==> flow/design.v <==
module controller (
    input logic clk,
    input logic reset,
    output logic load_sreg,
    output logic transmit_pixel,
    output logic [5:0] pixel,
    output logic [4:0] frame
);
    localparam TRANSMIT_FRAME       = 1'b0;
    localparam IDLE                 = 1'b1;
    localparam [2:0] READ_CH_VALS   = 3'b001;
    localparam [2:0] LOAD_SREG      = 3'b010;
    localparam [2:0] TRANSMIT_PIXEL = 3'b100;
    localparam [8:0] TRANSMIT_CYCLES    = 9'd360;        
    localparam [22:0] IDLE_CYCLES       = 23'd2400;
    logic state;
    logic next_state;
    logic [2:0] transmit_phase;
    logic [2:0] next_transmit_phase;
    logic [5:0] pixel_counter;
    logic [4:0] frame_counter;
    logic [8:0] transmit_counter;
    logic [22:0] idle_counter;
    logic transmit_pixel_done;
    logic idle_done;
    assign transmit_pixel_done = (transmit_counter == TRANSMIT_CYCLES - 1);
    assign idle_done = (idle_counter == IDLE_CYCLES - 1);
    always_ff @(posedge clk) begin
        if (reset) begin
            state <= TRANSMIT_FRAME;
            transmit_phase <= READ_CH_VALS;
        end
        else begin
            state <= next_state;
            transmit_phase <= next_transmit_phase;
        end
    end
    always_comb begin
        next_state = state;
        case (state)
            TRANSMIT_FRAME:
                if ((pixel_counter == 6'd63) && (transmit_pixel_done))
                    next_state = IDLE;
                else
                    next_state = TRANSMIT_FRAME;
            IDLE:
                if (idle_done)
                    next_state = TRANSMIT_FRAME;
                else
                    next_state = IDLE;
        endcase
    end
    always_comb begin
        next_transmit_phase = READ_CH_VALS;
        if (state == TRANSMIT_FRAME) begin
            case (transmit_phase)
                READ_CH_VALS:
                    next_transmit_phase = LOAD_SREG;
                LOAD_SREG:
                    next_transmit_phase = TRANSMIT_PIXEL;
                TRANSMIT_PIXEL:
                    next_transmit_phase = transmit_pixel_done ? READ_CH_VALS : TRANSMIT_PIXEL;
                default: ;
            endcase
        end
    end
    always_ff @(posedge clk) begin
        if (reset) begin
            pixel_counter <= 6'd0;
        end
        else if ((state == TRANSMIT_FRAME) && transmit_pixel_done) begin
            pixel_counter <= pixel_counter + 1;
        end
    end
    always_ff @(posedge clk) begin
        if (reset) begin
            frame_counter <= 5'd0;
        end
        else if (idle_done) begin
            frame_counter <= frame_counter + 1;
        end
    end
    always_ff @(posedge clk) begin
        if (reset) begin
            transmit_counter <= 9'd0;
        end
        else if (transmit_phase == TRANSMIT_PIXEL) begin
            transmit_counter <= transmit_counter + 1;
        end
        else begin
            transmit_counter <= 9'd0;
        end
    end
    always_ff @(posedge clk) begin
        if (reset) begin
            idle_counter <= 23'd0;
        end
        else if (state == IDLE) begin
            idle_counter <= idle_counter + 1;
        end
        else begin
            idle_counter <= 23'd0;
        end
    end
    assign pixel = pixel_counter;
    assign frame = frame_counter;
    assign load_sreg = (transmit_phase == LOAD_SREG);
    assign transmit_pixel = (transmit_phase == TRANSMIT_PIXEL);
endmodule
module ws2812b(
    input logic clk,
    input logic reset,
    input logic serial_in,
    input logic transmit,
    output logic ws2812b_out,
    output logic shift
);
    localparam IDLE = 1'b0;
    localparam TRANSMITTING = 1'b1;
    localparam T0_CYCLE_COUNT = 4'd5;
    localparam T1_CYCLE_COUNT = 4'd10;
    localparam MAX_CYCLE_COUNT = 4'd15;
    logic state;
    logic [3:0] cycle_count;
    logic bit_being_sent;
    always_ff @(posedge clk) begin
        if (reset) begin
            state <= IDLE;
            cycle_count <= 4'd0;
            bit_being_sent <= 1'b0;
        end
        else begin
            case (state)
                IDLE:
                    if (transmit == 1'b1) begin
                        state <= TRANSMITTING;
                        cycle_count <= 4'd0;
                        bit_being_sent <= serial_in;
                    end
                TRANSMITTING:
                    if (transmit == 1'b0) begin
                        state <= IDLE;
                    end
                    else if (cycle_count == MAX_CYCLE_COUNT - 1) begin
                        cycle_count <= 4'd0;
                        bit_being_sent <= serial_in;
                    end
                    else begin
                        cycle_count <= cycle_count + 1;
                    end
                default:
                    state <= IDLE;
            endcase
        end
    end
    always_comb begin
        if (state == TRANSMITTING)
            if (bit_being_sent == 1'b0)
                ws2812b_out = (cycle_count < T0_CYCLE_COUNT);
            else
                ws2812b_out = (cycle_count < T1_CYCLE_COUNT);
        else
            ws2812b_out = 1'b0;
    end
    assign shift = (state == TRANSMITTING) && (cycle_count == 4'd0);
endmodule
module rules (
    input logic clk,
    input logic reset,
    input logic step,            
    input logic [127:0] initial_pattern,
    output logic [127:0] grid    
);
    logic [127:0] next_grid;
    always_ff @(posedge clk) begin
        if (reset) begin
            grid <= initial_pattern;
        end
        else if (step) begin
            grid <= next_grid;
        end
    end
    function automatic int neighbors(input int row, input int col, input logic [127:0] g);
        int living;
        int r, c, nr, nc, idx;
        living = 0;
            for (nr = -1; nr <= 1; nr++) begin  
                for (nc = -1; nc <= 1; nc++) begin  
                    if (!(nr == 0 && nc == 0)) begin  
                        r = (row + nr + 8) % 8;  
                        c = (col + nc + 8) % 8;  
                        idx = r * 8 + c;  
                        if (g[2*idx +: 2] == 2'b11) living++;  
                    end
                end
            end
        neighbors =  living;  
    endfunction
generate;
    genvar ir, ic;
    for (ir=0; ir<8; ir++) begin  
        for (ic=0; ic<8; ic++) begin  
            localparam int index = ir * 8 + ic;  
            int living_neighbors;
            always_comb begin
                living_neighbors = neighbors(ir, ic, grid); 
                if (grid[2*index +: 2] == 2'b11) begin  
                    if (living_neighbors == 2 || living_neighbors==3) begin
                        next_grid[2*index +: 2] = 2'b11;
                    end
                    else begin
                        next_grid[2*index +: 2] = 2'b01;
                    end
                end
                else if (grid[2*index +: 2] == 2'b01) begin  
                    if (living_neighbors == 3) begin
                        next_grid[2*index +: 2] = 2'b11;
                    end
                    else begin
                        next_grid[2*index +: 2] = 2'b10;
                    end
                end
                else if (grid[2*index +: 2] == 2'b10) begin  
                    if (living_neighbors == 3) begin
                        next_grid[2*index +: 2] = 2'b11;
                    end
                    else begin
                        next_grid[2*index +: 2] = 2'b00;
                    end
                end
                else  begin  
                    if (living_neighbors == 3) begin
                        next_grid[2*index +: 2] = 2'b11;
                    end
                    else begin
                        next_grid[2*index +: 2] = 2'b00;
                    end
                end
            end
        end
    end
endgenerate
endmodule
module top(
    input logic         clk,
    input logic         SW,          
    input logic [63:0]  pattern,     
    output logic        _48b         
);
    logic [127:0] grid;
    logic [127:0] initial_pattern;
    logic step_game;
    logic reset;
    logic [23:0] shift_reg;
    logic shift;
    logic ws2812b_out;
    logic [5:0] pixel;
    logic load_sreg;
    logic transmit_pixel;
    logic [4:0] frame;
    logic [4:0] last_frame;
    localparam [23:0] OFF     = 24'h000000;
    localparam [23:0] RED     = 24'h00FF00;
    localparam [23:0] GREEN   = 24'hFF0000;
    localparam [23:0] BLUE    = 24'h0000FF;
    genvar gi;
    generate
        for (gi = 0; gi < 64; gi++) begin : g_init
            assign initial_pattern[2*gi +: 2] = pattern[gi] ? 2'b11 : 2'b00;
        end
    endgenerate
    assign reset = ~SW;
    rules u3 (
        .clk(clk),
        .reset(reset),
        .step(step_game),
        .initial_pattern(initial_pattern),
        .grid(grid)  
    );
    ws2812b u4 (
        .clk            (clk),
        .reset          (reset),
        .serial_in      (shift_reg[23]),
        .transmit       (transmit_pixel),
        .ws2812b_out    (ws2812b_out),
        .shift          (shift)
    );
    controller u5 (
        .clk            (clk),
        .reset          (reset),
        .load_sreg      (load_sreg),
        .transmit_pixel (transmit_pixel),
        .pixel          (pixel),
        .frame          (frame)
    );
    always_ff @(posedge clk) begin
        if (reset)
            last_frame <= 5'd0;
        else
            last_frame <= frame;
    end
    assign step_game = (frame != last_frame);  
    always_ff @(posedge clk) begin
        if (reset) begin
            shift_reg <= OFF;
        end
        else if (load_sreg) begin
            if (grid[2*pixel +: 2] == 2'b11) begin  
                shift_reg <= GREEN;
            end
            else if (grid[2*pixel +: 2] == 2'b01) begin  
                shift_reg <= BLUE;
            end
            else if (grid[2*pixel +: 2] == 2'b10) begin  
                shift_reg <= RED;
            end
            else begin  
                shift_reg <= OFF;
            end
        end
        else if (shift) begin
            shift_reg <= { shift_reg[22:0], 1'b0 };
        end
    end
    assign _48b = ws2812b_out;
endmodule
From RTL to reports: top

The steps from the RTL of top to its reports follow in flow order.
Lines are those of the file above, counted from 1.
Operators: Yosys type, input widths -> output width; for muxes data width and select width s.
Library cell names are shortened.
The mark - stands for no value.

Top: top
Clock input: clk
Standard-cell library: sky130hd
Corner: tt_025C_1v80

Word-level counts

Counts by Yosys on the flattened word-level netlist (proc, flatten, opt, wreduce; memories kept). Register bits leave out memories and registers merged into their read ports (data or address). Print and check cells are left out. Cells with the same type and inputs are merged into one.

Add/sub/neg operators: 453
Magnitude comparators: 2
Equal/unequal tests: 271
Shift operators: 1
Muxes and demuxes: 919
Bitwise gates (word level): 3
Reduce/logical cells: 74

Operator list:

| operator              | number |
| $add 32x2->32 const B | 448 |
| $mux 32               | 448 |
| $eq 32x3->1 const B   | 128 |
| $mux 2                | 320 |
| $mux 128              | 2 |
| $mux 1                | 136 |
| $eq 2x2->1 const B    | 66 |
| $eq 2x1->1 const B    | 65 |
| $shiftx 128x8->2      | 1 |
| $mux 24               | 3 |
| $logic_or 1x1->1      | 64 |
| $mux 16               | 2 |
| $add 23x1->23 const B | 1 |
| $eq 23x12->1 const B  | 1 |
| $mux 4                | 3 |
| $add 9x1->9 const B   | 1 |
| $eq 9x9->1 const B    | 1 |
| $pmux 3 s3            | 1 |
| $pmux 4 s2            | 1 |
| $ne 2x1->1 const B    | 3 |
| $reduce_and 2->1      | 3 |
| $add 6x1->6 const B   | 1 |
| $eq 6x6->1 const B    | 1 |
| $add 5x1->5 const B   | 1 |
| $ne 5x5->1            | 1 |
| $add 4x1->4 const B   | 1 |
| $lt 4x3->1 const B    | 1 |
| $lt 4x4->1 const B    | 1 |

Not listed: further kinds 13, cells in them 18.

Register bits: 210
Bits of input ports: 66
Output and inout port bits: 1
Elaborated cells: 1735

Depth

Longest topological path by Yosys (ltp), each cell counted once; first at word level (registers and memories cut), then after technology mapping (sequential cells cut; the memories' decode and read muxes count).

Depth in word-level cells: 22
ABC_AREA: 0
Mapped depth: 32
Gate-level depth less buffers: 28

After synthesis

Source: synth_stat.txt of the flow (Yosys; design flattened, memories mapped). It holds for the ABC_AREA given above (unset counts as 0); a run with the other value may have another netlist.

Mapped cells: 5300
Mapped area: 41965.2 um^2
Flip-flop cells: 210
Buffer cells: 351

Cell types:

| type     | number | area in all (um^2) |
| ha_1     | 388    | 4.85E+03 |
| xnor2_1  | 481    | 4212.79 |
| edfxtp_1 | 128    | 3.84E+03 |
| xnor3_1  | 117    | 2.64E+03 |
| nand2_1  | 550    | 2064.48 |
| dfxtp_1  | 82     | 1.64E+03 |
| nand3_1  | 306    | 1.53E+03 |
| nor2_1   | 377    | 1.42E+03 |
| xor2_1   | 133    | 1.16E+03 |
| inv_1    | 291    | 1.09E+03 |
| o21ai_0  | 190    | 950.912 |
| mux4_2   | 42     | 945.907 |
| a21oi_1  | 180    | 900.864 |
| xor3_1   | 31     | 736.957 |
| mux2i_1  | 71     | 710.682 |
| and3_1   | 109    | 681.904 |
| clkbuf_1 | 178    | 668.141 |
| and2_1   | 95     | 594.32 |

Other cell types: 82; their cells: 1551.
By module: a second synthesis without flattening, with its own total; a netlist apart from the flattened one above.

Cells (unflattened synthesis): 5447
Area (unflattened synthesis): 43377.9 um^2

Rows give one instance, submodules left out.

Modules:

| module     | instances | cells | area (um^2) | seq. area (um^2) |
| rules      | 1         | 4928  | 38558.2     | 3843.7 |
| top        | 1         | 235   | 2386.0      | 580.6 |
| controller | 1         | 242   | 2092.0      | 940.9 |
| ws2812b    | 1         | 42    | 341.6       | 120.1 |

Worst setup path after synthesis

OpenSTA on the mapped netlist: ideal clock, no wires. The path of least setup slack (recovery checks aside). Input and output delay are each 20% of the period. Register names are those of the netlist, which keeps one name where synthesis merged equal registers.

Path kind: input-to-reg
From: input port SW
To: register u3.grid[0]
Clock period: 10000 ps
Library setup time: 1430 ps
Time at the first pin: 2000 ps
Arrival time: 5977 ps
Data required time: 8570 ps
Path slack: 2592 ps
Path delay: 5407 ps
Stages on the path: 5
Synthesis period reached: 7408 ps

"path delay" = arrival - input delay + setup time.
"stages on the path" counts driving pins, that of a launching flip-flop among them; a cell with two outputs on the path counts twice.
"synthesis period reached" is the clock period less the worst setup slack; recovery checks do not enter. This is arithmetic on one report: input and output delays are still those of the set period (20% each).
The rows between start and end are the longest chain of elaborated cells between them; the timing report does not say that the signal goes this way. Where chains are equally long, one stands for them.
A line is the first line of the expression or statement that the cell stems from. Yosys adds cells for indexed reads and writes and turns some case tables into memories.
The path ends at the enable pin of a flip-flop; only ways to that pin are counted.

Cell sequence: clkbuf_1 -> clkbuf_1 -> clkbuf_1 -> buf_1 -> nand3_1
Length of the longest elaborated chain: 1
Elaborated cells between the ends (all ways): 1
Source lines of those cells: 0
Those cells by class: eq/ne: 1

RTL lines, path post-synthesis:

| element         | line | source |
| start, declared | 246  | `input logic         SW,` |
| $ne 2x1->1      | -    |  |
| end, assigned   | 177  | `grid <= initial_pattern;` |
| end, assigned   | 180  | `grid <= next_grid;` |
| end, declared   | 172  | `output logic [127:0] grid` |

Worst path after layout

Path of least setup slack in the final report of entry B (OpenROAD, finished layout, wires in). Where an end is a register, its clock arrival counts in the times.
The report prints the path's times to 10 ps; the period is as set.

Path kind: reg-to-reg
From: register u3.grid[126]
To: register u3.grid[15]
Clock period: 9630 ps
Library setup time: 250 ps
Time at the first pin: 630 ps
Arrival time: 7160 ps
Data required time: 10030 ps
Path slack: 2870 ps
Stages on the path: 26

The rows between start and end are the longest chain of elaborated cells between them; the timing report does not say that the signal goes this way. Where chains are equally long, one stands for them.

Cell sequence: edfxtp_1 -> and2_1 -> inv_1 -> ha_1 -> xnor2_1 -> ha_1 -> nand3_1 -> a21bo_2 -> ha_1 -> nand3_1 -> o21ai_0 -> a31oi_1 -> inv_1 -> ha_1 -> nor2_1 -> a21oi_1 -> ha_1 -> o22ai_1 -> a31oi_1 -> ha_1 -> xnor3_1 -> nand3_1 -> a22oi_1 -> and4_1 -> o21ai_0 -> nand3_1
Length of the longest elaborated chain: 20
Elaborated cells between the ends (all ways): 23
Those cells by class: add/sub: 6; eq/ne: 3; mux: 13; reduce/logical: 1

RTL lines, path after layout:

| element          | line | source |
| start, declared  | 172  | `output logic [127:0] grid` |
| start, assigned  | 177  | `grid <= initial_pattern;` |
| start, assigned  | 180  | `grid <= next_grid;` |
| $eq 2x2->1       | 193  | `if (g[2*idx +: 2] == 2'b11) living++;` |
| $mux 32          | 193  |  |
| $add 32x2->32    | 193  |  |
| $mux 32          | 193  |  |
| $add 32x2->32    | 193  |  |
| $mux 32          | 193  |  |
| $add 32x2->32    | 193  |  |
| [... 6 more ...] | -    |  |
| $mux 32          | 193  |  |
| $eq 32x3->1      | 224  | `if (living_neighbors == 3) begin` |
| $mux 2           | 224  |  |
| $mux 2           | 215  | `else if (grid[2*index +: 2] == 2'b01) begin` |
| $mux 2           | 207  | `if (grid[2*index +: 2] == 2'b11) begin` |
| $mux 128         | 179  | `else if (step) begin` |
| $mux 128         | 176  | `if (reset) begin` |
| end, assigned    | 177  |  |
| end, assigned    | 180  |  |
| end, declared    | 172  |  |

Ticket comment

Design top on sky130hd. What follows are 4 stored runs of the flow, each under its own settings; their order means nothing. The constraints put input and output delay at 20% of the set period each and load the outputs with 0.01 pF.
By "period reached" is meant the clock period of the run minus its worst setup slack. This is arithmetic on one report: input and output delays are still those of the set period (20% each).
By "worst path time" is meant the share of the clock period that the worst setup path is allowed (20% is reserved at inputs, 20% at outputs), minus its slack. Clock arrival times at its registers enter into it.
"worst path time" is given in steps of 10 ps.
A setting shown as -- is not set for that run.
Among the results, -- means that no value is shown for the run.

| item                                    | entry A | entry B    | entry C | entry D |
| ABC_AREA                                | 1       | 0          | 1       | 1       |
| CAP_MARGIN                              | 10      | 10         | 5       | 10      |
| CELL_PAD_IN_SITES_DETAIL_PLACEMENT      | 1       | 1          | 2       | 1       |
| CORE_ASPECT_RATIO                       | 1.12    | 1.12       | 0.88    | 1.12    |
| CORE_MARGIN                             | 9       | 3          | 2       | 9       |
| CORE_UTILIZATION                        | 41      | 39         | 40      | 51      |
| CTS_CLUSTER_SIZE                        | 34      | 75         | 24      | 34      |
| GPL_TIMING_DRIVEN                       | 1       | 1          | 1       | 0       |
| HOLD_SLACK_MARGIN                       | -0.04   | --         | -0.01   | --      |
| MIN_ROUTING_LAYER                       | met2    | met2       | --      | met2    |
| PLACE_DENSITY                           | 0.72    | 0.72       | --      | 0.72    |
| SETUP_SLACK_MARGIN                      | 1.57    | 1.57       | --      | 1.57    |
| TNS_END_PERCENT                         | 25      | 95         | 55      | 25      |
| period_ns                               | 6.8     | 9.63       | 4.51    | 6.8     |
| SLEW_MARGIN                             | 20      | 20         | 20      | 20      |
| CELL_PAD_IN_SITES_GLOBAL_PLACEMENT      | --      | 2          | 2       | --      |
| GPL_ROUTABILITY_DRIVEN                  | --      | 0          | 0       | --      |
| CTS_CLUSTER_DIAMETER                    | --      | --         | 129     | --      |
| MAX_ROUTING_LAYER                       | --      | --         | met4    | --      |
| Yosys chip area after synthesis (um^2)  | --      | 41965.2    | --      | --      |
| total negative slack (ps)               | --      | 0          | --      | --      |
| worst path time (ps)                    | --      | 6760       | --      | --      |
| class of the worst setup path           | --      | reg-to-reg | --      | --      |
| period reached (ps)                     | --      | 6760       | --      | --      |
| post-layout utilization (%)             | --      | 42.5       | --      | --      |
| worst-case hold slack (ps)              | --      | 444        | --      | --      |
| smallest setup slack (ps)               | --      | 2870       | --      | --      |
| standard-cell area after routing (um^2) | --      | 45110.8    | --      | --      |
| area of the die (um^2)                  | --      | 111583.0   | --      | --      |

Entry A: no final report: routing broke off with GRT-0116
Entry C: no final report: placement broke off with DPL-0033
Entry D: no final report: routing broke off with GRT-0116
